==> flow/design.v <==
module CONV(
	input			clk,               
	input			reset,             
	output reg		busy,	            
	input			ready,	            
	output reg[11:0]	iaddr,            
	input signed[19:0]	idata,            
	output reg 	     cwr,              
	output reg[11:0] 	caddr_wr,         
	output reg[19:0] 	cdata_wr,         
	output reg	 crd,               
	output reg[11:0]	caddr_rd,         
	input	[19:0]		cdata_rd,         
	output reg[2:0] 	csel              
);
parameter signed bias = 40'h0013100000;    
parameter signed K0_0 = 20'h0A89E;         
parameter signed K0_1 = 20'h092D5;         
parameter signed K0_2 = 20'h06D43;         
parameter signed K0_3 = 20'h01004;         
parameter signed K0_4 = 20'hF8F71;         
parameter signed K0_5 = 20'hF6E54;         
parameter signed K0_6 = 20'hFA6D7;         
parameter signed K0_7 = 20'hFC834;         
parameter signed K0_8 = 20'hFAC19;         
parameter IDLE       = 3'd0;    
parameter READ_CONV  = 3'd1;    
parameter WRITE_L0   = 3'd2;    
parameter DELAY1     = 3'd3;    
parameter READ_L0    = 3'd4;    
parameter WRITE_L1   = 3'd5;    
parameter DELAY2     = 3'd6;    
parameter FINISH     = 3'd7;    
reg [5:0] x, y, L1_x, L1_y;             
reg [3:0] counter_kdata, counter_kaddr;   
reg [2:0] counter_layer1;	            
reg [2:0] current_state, next_state;    
reg signed [19:0] Kernel;               
reg signed [39:0] conv_sum;             
reg signed [19:0] idata_tmp;            
wire signed [39:0] data_conv;
wire signed [19:0] conv_result;
assign data_conv = Kernel * idata_tmp;              
assign conv_result[19:0] = conv_sum[35:16] + conv_sum[15];   
always@(*) begin
	case(counter_kdata)
		4'd1: Kernel = K0_0;
		4'd2: Kernel = K0_1;
		4'd3: Kernel = K0_2;
		4'd4: Kernel = K0_3;
		4'd5: Kernel = K0_4;
		4'd6: Kernel = K0_5;
		4'd7: Kernel = K0_6;
		4'd8: Kernel = K0_7;
		4'd9: Kernel = K0_8;
		default: Kernel = 0;
	endcase
end
always@(posedge clk or posedge reset) begin
	if(reset) 
		current_state <= IDLE;
	else 
		current_state <= next_state;
end
always @(*) begin
	case (current_state)
		IDLE:       next_state = (ready) ? READ_CONV : IDLE;
		READ_CONV:  next_state = (counter_kdata == 4'd10) ? WRITE_L0 : READ_CONV;  
		WRITE_L0:   next_state = DELAY1;
		DELAY1:     next_state = (x == 6'd0 && y == 6'd0) ? READ_L0 : READ_CONV;
		READ_L0:    next_state = (counter_layer1 == 3'd4) ? WRITE_L1 : READ_L0;
		WRITE_L1:   next_state = DELAY2;
		DELAY2:     next_state = (L1_x == 6'd0 && L1_y == 6'd0) ? FINISH : READ_L0;
		FINISH:     next_state = FINISH;
		default:    next_state = IDLE;
	endcase
end
always@(posedge clk or posedge reset) begin
	if(reset) begin 
		iaddr <= 12'd0;
	end else if(current_state == READ_CONV) begin 
		case(counter_kaddr)
			4'd0: iaddr <= (y-1)*64 + x-1;
			4'd1: iaddr <= (y-1)*64 + x;
			4'd2: iaddr <= (y-1)*64 + x+1;
			4'd3: iaddr <= y*64 + x-1;
			4'd4: iaddr <= y*64 + x;		 
			4'd5: iaddr <= y*64 + x+1;		
			4'd6: iaddr <= (y+1)*64 + x-1;
			4'd7: iaddr <= (y+1)*64 + x;
			4'd8: iaddr <= (y+1)*64 + x+1;
			default: iaddr <= iaddr;
		endcase
	end
end
always@(posedge clk or posedge reset) begin
	if(reset) 
		counter_kaddr <= 4'd0;
	else if(current_state == READ_CONV) 
		counter_kaddr <= counter_kaddr + 4'd1;
	else 
		counter_kaddr <= counter_kaddr;
end
always@(posedge clk or posedge reset) begin
	if(reset) 
		idata_tmp <= 0;
	else if(current_state == READ_CONV) begin
		case(counter_kdata)
			4'd0: idata_tmp <= (x == 0 || y == 0) ? 20'd0 : idata;
			4'd1: idata_tmp <= (y == 0) ? 20'd0 : idata;
			4'd2: idata_tmp <= (x == 63 || y == 0) ? 20'd0 : idata;
			4'd3: idata_tmp <= (x == 0) ? 20'd0 : idata;
			4'd4: idata_tmp <= idata;
			4'd5: idata_tmp <= (x == 63) ? 20'd0 : idata;
			4'd6: idata_tmp <= (x == 0 || y == 63) ? 20'd0 : idata;
			4'd7: idata_tmp <= (y == 63) ? 20'd0 : idata;
			4'd8: idata_tmp <= (x == 63 || y == 63) ? 20'd0 : idata;
			default: idata_tmp <= idata_tmp;
		endcase
	end 
end
always@(posedge clk or posedge reset) begin
	if(reset) 
		conv_sum <= 40'd0;
	else if(current_state == READ_CONV) begin
		if(counter_kdata == 0) 
			conv_sum <= 40'd0;
		else if(counter_kdata == 10)     
			conv_sum <= conv_sum + bias;
		else  
			conv_sum <= conv_sum + data_conv;  
	end
end
always@(posedge clk or posedge reset) begin
	if(reset) 
		busy <= 0;
	else if(ready) 
		busy <= 1; 
	else if(current_state == FINISH) 
		busy <= 0;
end
always@(posedge clk or posedge reset) begin
	if(reset) 
		cwr <= 1'd0;
	else if(current_state == WRITE_L0 || current_state == WRITE_L1)
		cwr <= 1'd1;
	else 
		cwr <= 1'd0;
end
always@(posedge clk or posedge reset) begin
	if(reset) 
		crd <= 1'd0;
	else if(current_state == READ_L0) 
		crd <= 1'd1;
	else 
		crd <= 1'd0;
end
always@(posedge clk or posedge reset) begin
	if(reset) 
		csel <= 3'b000;
	else if(current_state == WRITE_L0) 
		csel <= 3'b001;
	else if(current_state == WRITE_L1) 
		csel <= 3'b011;
	else if(current_state == READ_L0) 
		csel <= 3'b001;
	else 
		csel <= csel;
end
always@(posedge clk or posedge reset) begin
	if(reset) 
		caddr_rd <= 12'd0;
	else if(current_state == READ_L0) begin
		case(counter_layer1)
			3'd0: caddr_rd <= L1_y*64 + L1_x;
			3'd1: caddr_rd <= L1_y*64 + L1_x+1;
			3'd2: caddr_rd <= (L1_y+1)*64 + L1_x;
			3'd3: caddr_rd <= (L1_y+1)*64 + L1_x+1;
		endcase 
	end
end
always@(posedge clk or posedge reset) begin
	if(reset) 
		caddr_wr <= 0;
	else if(current_state == WRITE_L0)  
		caddr_wr <= y * 64 + x; 
	else if(current_state == WRITE_L1)  
		caddr_wr <= (L1_y/2) * 32 + (L1_x/2);  
end
reg signed [19:0] current_max;
always@(posedge clk or posedge reset) begin
	if(reset) begin
		cdata_wr <= 20'd0;
		current_max <= 20'd0; 
	end else begin
		case(current_state)
			WRITE_L0:  
				cdata_wr <= (conv_sum[39]) ? 20'd0 : conv_result;
			READ_L0: begin				
				if(counter_layer1 == 3'd1) begin	 
					current_max <= cdata_rd; 		 
				end else begin
					current_max <= (cdata_rd > current_max) ? cdata_rd : current_max;
				end
			end
			WRITE_L1: begin
				cdata_wr <= current_max;
				current_max <= 20'h00000;  
			end
			default: begin
			end
		endcase
	end
end
always@(posedge clk or posedge reset) begin
	if(reset) begin
		x <= 6'd0; 
		y <= 6'd0;
	end else if(current_state == WRITE_L0) begin
		if(x == 6'd63) begin  
			x <= 6'd0;
			y <= y + 6'd1;
		end else begin
			x <= x + 6'd1;
		end
	end
end
always@(posedge clk or posedge reset) begin
	if(reset) begin
		L1_x <= 6'd0; 
		L1_y <= 6'd0;
	end else if(current_state == WRITE_L1) begin
		if(L1_x == 6'd62) begin
			L1_x <= 0;
			L1_y <= L1_y + 2;
		end else begin
			L1_x <= L1_x + 2;
		end
	end
end
always@(posedge clk or posedge reset) begin
	if(reset) 
		counter_kdata <= 4'd0;
	else 
		counter_kdata <= counter_kaddr;
end
always@(posedge clk or posedge reset) begin
	if(reset) 
		counter_layer1 <= 0;
	else if(current_state == READ_L0) 
		counter_layer1 <= counter_layer1 + 3'd1;
	else 
		counter_layer1 <= 0;
end
endmodule
# Step by step through the tools: CONV
# Tool output for the design above before and after an edit, in the order of the flow.
# "orig" refers to lines of the RTL above, "edited" to lines of the edited file.
# "change": "edited" minus "orig" as printed here. "change_rel_pct": 100 x difference / "orig".
# Operators carry their Yosys type and port widths (W data, S select, Z words).
# Library cell names are shortened.
# Not given: --
# setup
top_module	CONV
clock	clk
library	sky130hd
pvt_corner	tt_025C_1v80

# Diff
# Unified diff, file above to edited file.
# The edit is scripted: it alters the design's behaviour and was not made to optimise anything.
# begin of diff
@@ -10,8 +10,10 @@
 	output reg[19:0] 	cdata_wr,         
 	output reg	 crd,               
-	output reg[11:0]	caddr_rd,         
+	output reg[11:0]	caddr_rd_pin,         
 	input	[19:0]		cdata_rd,         
 	output reg[2:0] 	csel              
 );
+reg [11:0] caddr_rd;
+always @(posedge clk) caddr_rd_pin <= caddr_rd;
 parameter signed bias = 40'h0013100000;    
 parameter signed K0_0 = 20'h0A89E;         
# end of diff

# After elaboration
# Counts by Yosys on the flattened word-level netlist (proc, flatten, opt, wreduce; memories kept). Register bits leave out memories and registers merged into their read ports (data or address). Print and check cells are left out.
# Yosys's memory passes give these memory sizes; they may raise the number of words (mostly to a power of two), join words into wider ones and drop unused or constant bits.
# bits
element	orig	edited	change	change_rel_pct
ff_bits	180	192	12	6.67
rom_bits	320	320	0	0.00
mem_count	1	1	0	0.00
in_bits	43	43	0	0.00
output_inout_bits	62	62	0	0.00
wordCells	144	145	1	0.69
# classes
element	orig	edited	change	change_rel_pct
addsub	26	26	0	0.00
n_mul	1	1	0	0.00
n_cmp	1	1	0	0.00
n_eq	32	32	0	0.00
n_mux	36	36	0	0.00
reduce_logical	28	28	0	0.00
# mem_list
element	orig	edited
memory_list	16 x 20 bit 1R0W	16 x 20 bit 1R0W
# op_table
op	orig	edited	change	change_rel_pct
$mux W20	11	11	0	0.00
$eq A4 B3 Y1 const B	8	8	0	0.00
$mux W1	6	6	0	0.00
$reduce_and A2 Y1	6	6	0	0.00
$add A12 B1 Y12 const B	5	5	0	0.00
$add A12 B6 Y12	5	5	0	0.00
$eq A3 B3 Y1 const B	5	5	0	0.00
$logic_or A1 B1 Y1	5	5	0	0.00
$mux W3	5	5	0	0.00
$add A6 B1 Y6 const B	4	4	0	0.00
$eq A3 B2 Y1 const B	4	4	0	0.00
$eq A4 B2 Y1 const B	4	4	0	0.00
$logic_not A6 Y1	4	4	0	0.00
$eq A4 B4 Y1 const B	3	3	0	0.00
$eq A6 B6 Y1 const B	3	3	0	0.00
$reduce_bool A2 Y1	3	3	0	0.00
$sub A12 B1 Y12 const B	3	3	0	0.00
$add A6 B2 Y6 const B	2	2	0	0.00
$eq A3 B1 Y1 const B	2	2	0	0.00
$eq A4 B1 Y1 const B	2	2	0	0.00
$logic_and A1 B1 Y1	2	2	0	0.00
$logic_not A3 Y1	2	2	0	0.00
$logic_not A4 Y1	2	2	0	0.00
$mux W12	2	2	0	0.00
$mux W2	2	2	0	0.00
$mux W40	2	2	0	0.00
$mux W6	2	2	0	0.00
$pmux W20 S2	2	2	0	0.00
# Not every row of either side is listed.

# Depth
# Longest topological path by Yosys (ltp), each cell counted once; first at word level (registers and memories cut), then after technology mapping (sequential cells cut; the memories' decode and read muxes count).
# depth
element	orig	edited	change	change_rel_pct
depth_word	4	4	0	0.00
ABC_AREA	0	0	--	--
mapped_depth	33	33	0	0.00
mapped_depth_nobuf	31	31	0	0.00

# Netlist
# Yosys stat after the flow's synthesis: flattened, memories mapped to cells. It holds for the ABC_AREA given above (unset counts as 0); a run with the other value may have another netlist.
# mapped
element	orig	edited	change	change_rel_pct
cells	2857	2850	-7	-0.25
synth_area_um2	25906.1	26073.8	167.7	0.65
seqArea_um2	4555.6	4795.8	240.2	5.27
ff_cells	182	194	12	6.59
n_buf	149	135	-14	-9.40
# types
type	orig	edited	change	change_rel_pct
nand2_1	320	305	-15	-4.69
clkbuf_1	137	124	-13	-9.49
o21ai_0	109	97	-12	-11.01
dfxtp_1	0	12	12	--
a21oi_1	88	98	10	11.36
nor3_1	21	30	9	42.86
a31oi_1	11	20	9	81.82
nor4_1	12	6	-6	-50.00
a2111oi_0	7	1	-6	-85.71
nor2_1	89	94	5	5.62
o21a_1	5	10	5	100.00
o221ai_1	8	4	-4	-50.00
o22ai_1	5	9	4	80.00
a221oi_1	31	28	-3	-9.68
and3_1	18	21	3	16.67
nand4_1	17	14	-3	-17.65
mux2_2	13	16	3	23.08
a32oi_1	7	4	-3	-42.86
# Not every row of either side is listed.

# Timing after synthesis
# OpenSTA on the mapped netlist: ideal clock, no wires. The path of least setup slack (recovery checks aside). Input and output delay are each 20% of the period. Register names are those of the netlist, which keeps one name where synthesis merged equal registers.
# synth_timing
element	orig	edited	change	change_rel_pct
path_kind	flip-flop to flip-flop	flip-flop to flip-flop	--	--
start	register counter_kdata[0]	register counter_kdata[0]	--	--
end	register conv_sum[36]	register conv_sum[39]	--	--
period_ps	8000	8000	0	0.00
setup_ps	140	69	-71	--
arrival_time_ps	8172	8141	-31	-0.38
required_time_ps	7860	7931	71	0.90
setup_slack_ps	-312	-211	101	--
delay_ps	8312	8210	-102	-1.23
path_stages	30	29	-1	-3.33
n_path_buf	1	1	0	0.00
synth_period_reached_ps	8312	8211	-101	-1.22
# "delay_ps" = arrival - input delay + setup time.
# "path_stages": output pins that drive a net of the path, with the launching flip-flop's if there is one; two outputs of one cell count as two.
# "synth_period_reached_ps" is the clock period less the worst setup slack; recovery checks do not enter. This is arithmetic on one report: input and output delays are still those of the set period (20% each).
# Between the ends stands the longest chain of elaborated cells between them, by number of cells; it is not shown to be the way that was timed. Of several equally long chains one is given.
# A line is the first line of the expression or statement that the cell stems from. Yosys adds cells for indexed reads and writes and turns some case tables into memories.
# The chain passes a memory read, where the word-level depth is cut; so it can be longer than that depth.
# At most two assigning lines are given for a register; there are more.
# synth_via_orig
path_cell_list	dfrtp_1 inv_1 ha_1 inv_1 nand2_1 o21ai_0 clkbuf_1 nand2_1 fa_1 inv_1 fa_1 inv_1 fa_1 inv_1 fa_1 fa_1 fa_1 inv_1 fa_1 inv_1 ha_1 a21o_1 a221o_1 a21o_1 a311oi_2 a31oi_4 o41ai_4 o21bai_2 xnor2_1 o221ai_1
elab_chain_len	5
cone_cells	7
# synth_rtl_orig
element	line_no	source
start, declared	35	reg [3:0] counter_kdata, counter_kaddr;
start, assigned	243	counter_kdata <= 4'd0;
start, assigned	245	counter_kdata <= counter_kaddr;
$mem_v2 Z16 W20	46	case(counter_kdata)
$mul A20 B20 Y40	43	assign data_conv = Kernel * idata_tmp;
$add A40 B40 Y40	131	conv_sum <= conv_sum + data_conv;
$mux W40	128	else if(counter_kdata == 10)
$mux W40	126	if(counter_kdata == 0)
end, assigned	129	conv_sum <= conv_sum + bias;
end, assigned	131
end, declared	39	reg signed [39:0] conv_sum;
# synth_via_edited
path_cell_list	dfrtp_1 inv_1 ha_1 nand2b_1 o21ai_0 clkbuf_1 nand2_1 fa_1 inv_1 fa_1 inv_1 fa_1 inv_1 fa_1 fa_1 fa_1 inv_1 fa_1 inv_1 ha_1 and4_1 and3_1 a22oi_2 o31ai_2 o311ai_4 o31ai_1 o31a_1 or4_1 nand3_1
elab_chain_len	5
cone_cells	7
# synth_rtl_edited
element	line_no	source
start, declared	37	reg [3:0] counter_kdata, counter_kaddr;
start, assigned	245	counter_kdata <= 4'd0;
start, assigned	247	counter_kdata <= counter_kaddr;
$mem_v2 Z16 W20	48	case(counter_kdata)
$mul A20 B20 Y40	45	assign data_conv = Kernel * idata_tmp;
$add A40 B40 Y40	133	conv_sum <= conv_sum + data_conv;
$mux W40	130	else if(counter_kdata == 10)
$mux W40	128	if(counter_kdata == 0)
end, assigned	131	conv_sum <= conv_sum + bias;
end, assigned	133
end, declared	41	reg signed [39:0] conv_sum;

# Path in the finished layout
# From the final timing report of the runs of pair 1: the path of least setup slack in the routed layout; clock arrival at registers is part of the times.
# The report prints the path's times to 10 ps; the period is as set.
# layout_timing
element	orig	edited	change	change_rel_pct
path_kind	flip-flop to flip-flop	flip-flop to flip-flop	--	--
start	register counter_kdata[0]	register counter_kdata[0]	--	--
end	register conv_sum[36]	register conv_sum[39]	--	--
period_ps	8000	8000	0	0.00
setup_ps	140	50	-90	--
arrival_time_ps	8080	8140	60	0.74
required_time_ps	8350	8450	100	1.20
setup_slack_ps	270	310	40	--
path_stages	31	31	0	0.00
n_path_buf	6	2	-4	-66.67
# Between the ends stands the longest chain of elaborated cells between them, by number of cells; it is not shown to be the way that was timed. Of several equally long chains one is given.
# The chain passes a memory read, where the word-level depth is cut; so it can be longer than that depth.
# At most two assigning lines are given for a register; there are more.
# layout_via_orig
path_cell_list	dfrtp_1 buf_4 ha_2 buf_4 nand2_1 a21oi_4 buf_12 buf_4 nand2_1 fa_1 inv_1 fa_1 fa_1 fa_1 fa_1 fa_1 inv_1 fa_1 inv_1 ha_1 a211oi_1 nor3b_1 buf_4 o31a_1 a311oi_4 a31oi_4 o41ai_4 buf_4 o21bai_2 xnor2_1 o221ai_1
elab_chain_len	5
cone_cells	7
# layout_rtl_orig
element	line_no	source
start, declared	35	reg [3:0] counter_kdata, counter_kaddr;
start, assigned	243	counter_kdata <= 4'd0;
start, assigned	245	counter_kdata <= counter_kaddr;
$mem_v2 Z16 W20	46	case(counter_kdata)
$mul A20 B20 Y40	43	assign data_conv = Kernel * idata_tmp;
$add A40 B40 Y40	131	conv_sum <= conv_sum + data_conv;
$mux W40	128	else if(counter_kdata == 10)
$mux W40	126	if(counter_kdata == 0)
end, assigned	129	conv_sum <= conv_sum + bias;
end, assigned	131
end, declared	39	reg signed [39:0] conv_sum;
# layout_via_edited
path_cell_list	dfrtp_1 buf_4 ha_1 nor2b_2 nor2b_1 o21ai_1 buf_4 and2_1 fa_1 fa_1 inv_1 fa_1 inv_1 fa_1 inv_1 fa_1 inv_1 fa_1 inv_1 fa_1 inv_1 ha_1 a21oi_1 o21ai_0 a22oi_2 o31ai_4 o311ai_4 o31ai_2 o31a_1 or4_1 nand3_1
elab_chain_len	5
cone_cells	7
# layout_rtl_edited
element	line_no	source
start, declared	37	reg [3:0] counter_kdata, counter_kaddr;
start, assigned	245	counter_kdata <= 4'd0;
start, assigned	247	counter_kdata <= counter_kaddr;
$mem_v2 Z16 W20	48	case(counter_kdata)
$mul A20 B20 Y40	45	assign data_conv = Kernel * idata_tmp;
$add A40 B40 Y40	133	conv_sum <= conv_sum + data_conv;
$mux W40	130	else if(counter_kdata == 10)
$mux W40	128	if(counter_kdata == 0)
end, assigned	131	conv_sum <= conv_sum + bias;
end, assigned	133
end, declared	41	reg signed [39:0] conv_sum;

# Measured runs
# Both versions went through the flow (Yosys, OpenROAD) with the same settings in each pair. Constraints: input delay and output delay 20% of the set period each, output load 0.01 pF.
# settings_pair_1
period_ns	8.0
CAP_MARGIN	20
CORE_MARGIN	2
CORE_UTILIZATION	40
SLEW_MARGIN	20
# measured_pair_1
element	orig	edited	change	change_rel_pct
synthArea_um2	25906.1	26073.8	167.7	0.65
design_die_area_um2	66817.1	67241.7	424.6	0.64
final_cell_area_um2	29216.8	29199.3	-17.5	-0.06
util_pct	45.5	45.3	-0.2	--
timing.setup.ws_ps	273	310	37	--
# settings_pair_2
CORE_UTILIZATION	34
GPL_ROUTABILITY_DRIVEN	1
GPL_TIMING_DRIVEN	0
PLACE_DENSITY_LB_ADDON	0.26
period_ns	6.04
CAP_MARGIN	20
CORE_MARGIN	2
SLEW_MARGIN	20
# measured_pair_2
element	orig	edited	change	change_rel_pct
synthArea_um2	25906.1	26073.8	167.7	0.65
design_die_area_um2	78419.6	78918.9	499.3	0.64
final_cell_area_um2	31176.2	31117.3	-58.9	-0.19
util_pct	41.2	41.0	-0.2	--
timing.setup.ws_ps	-1683	-1714	-31	--
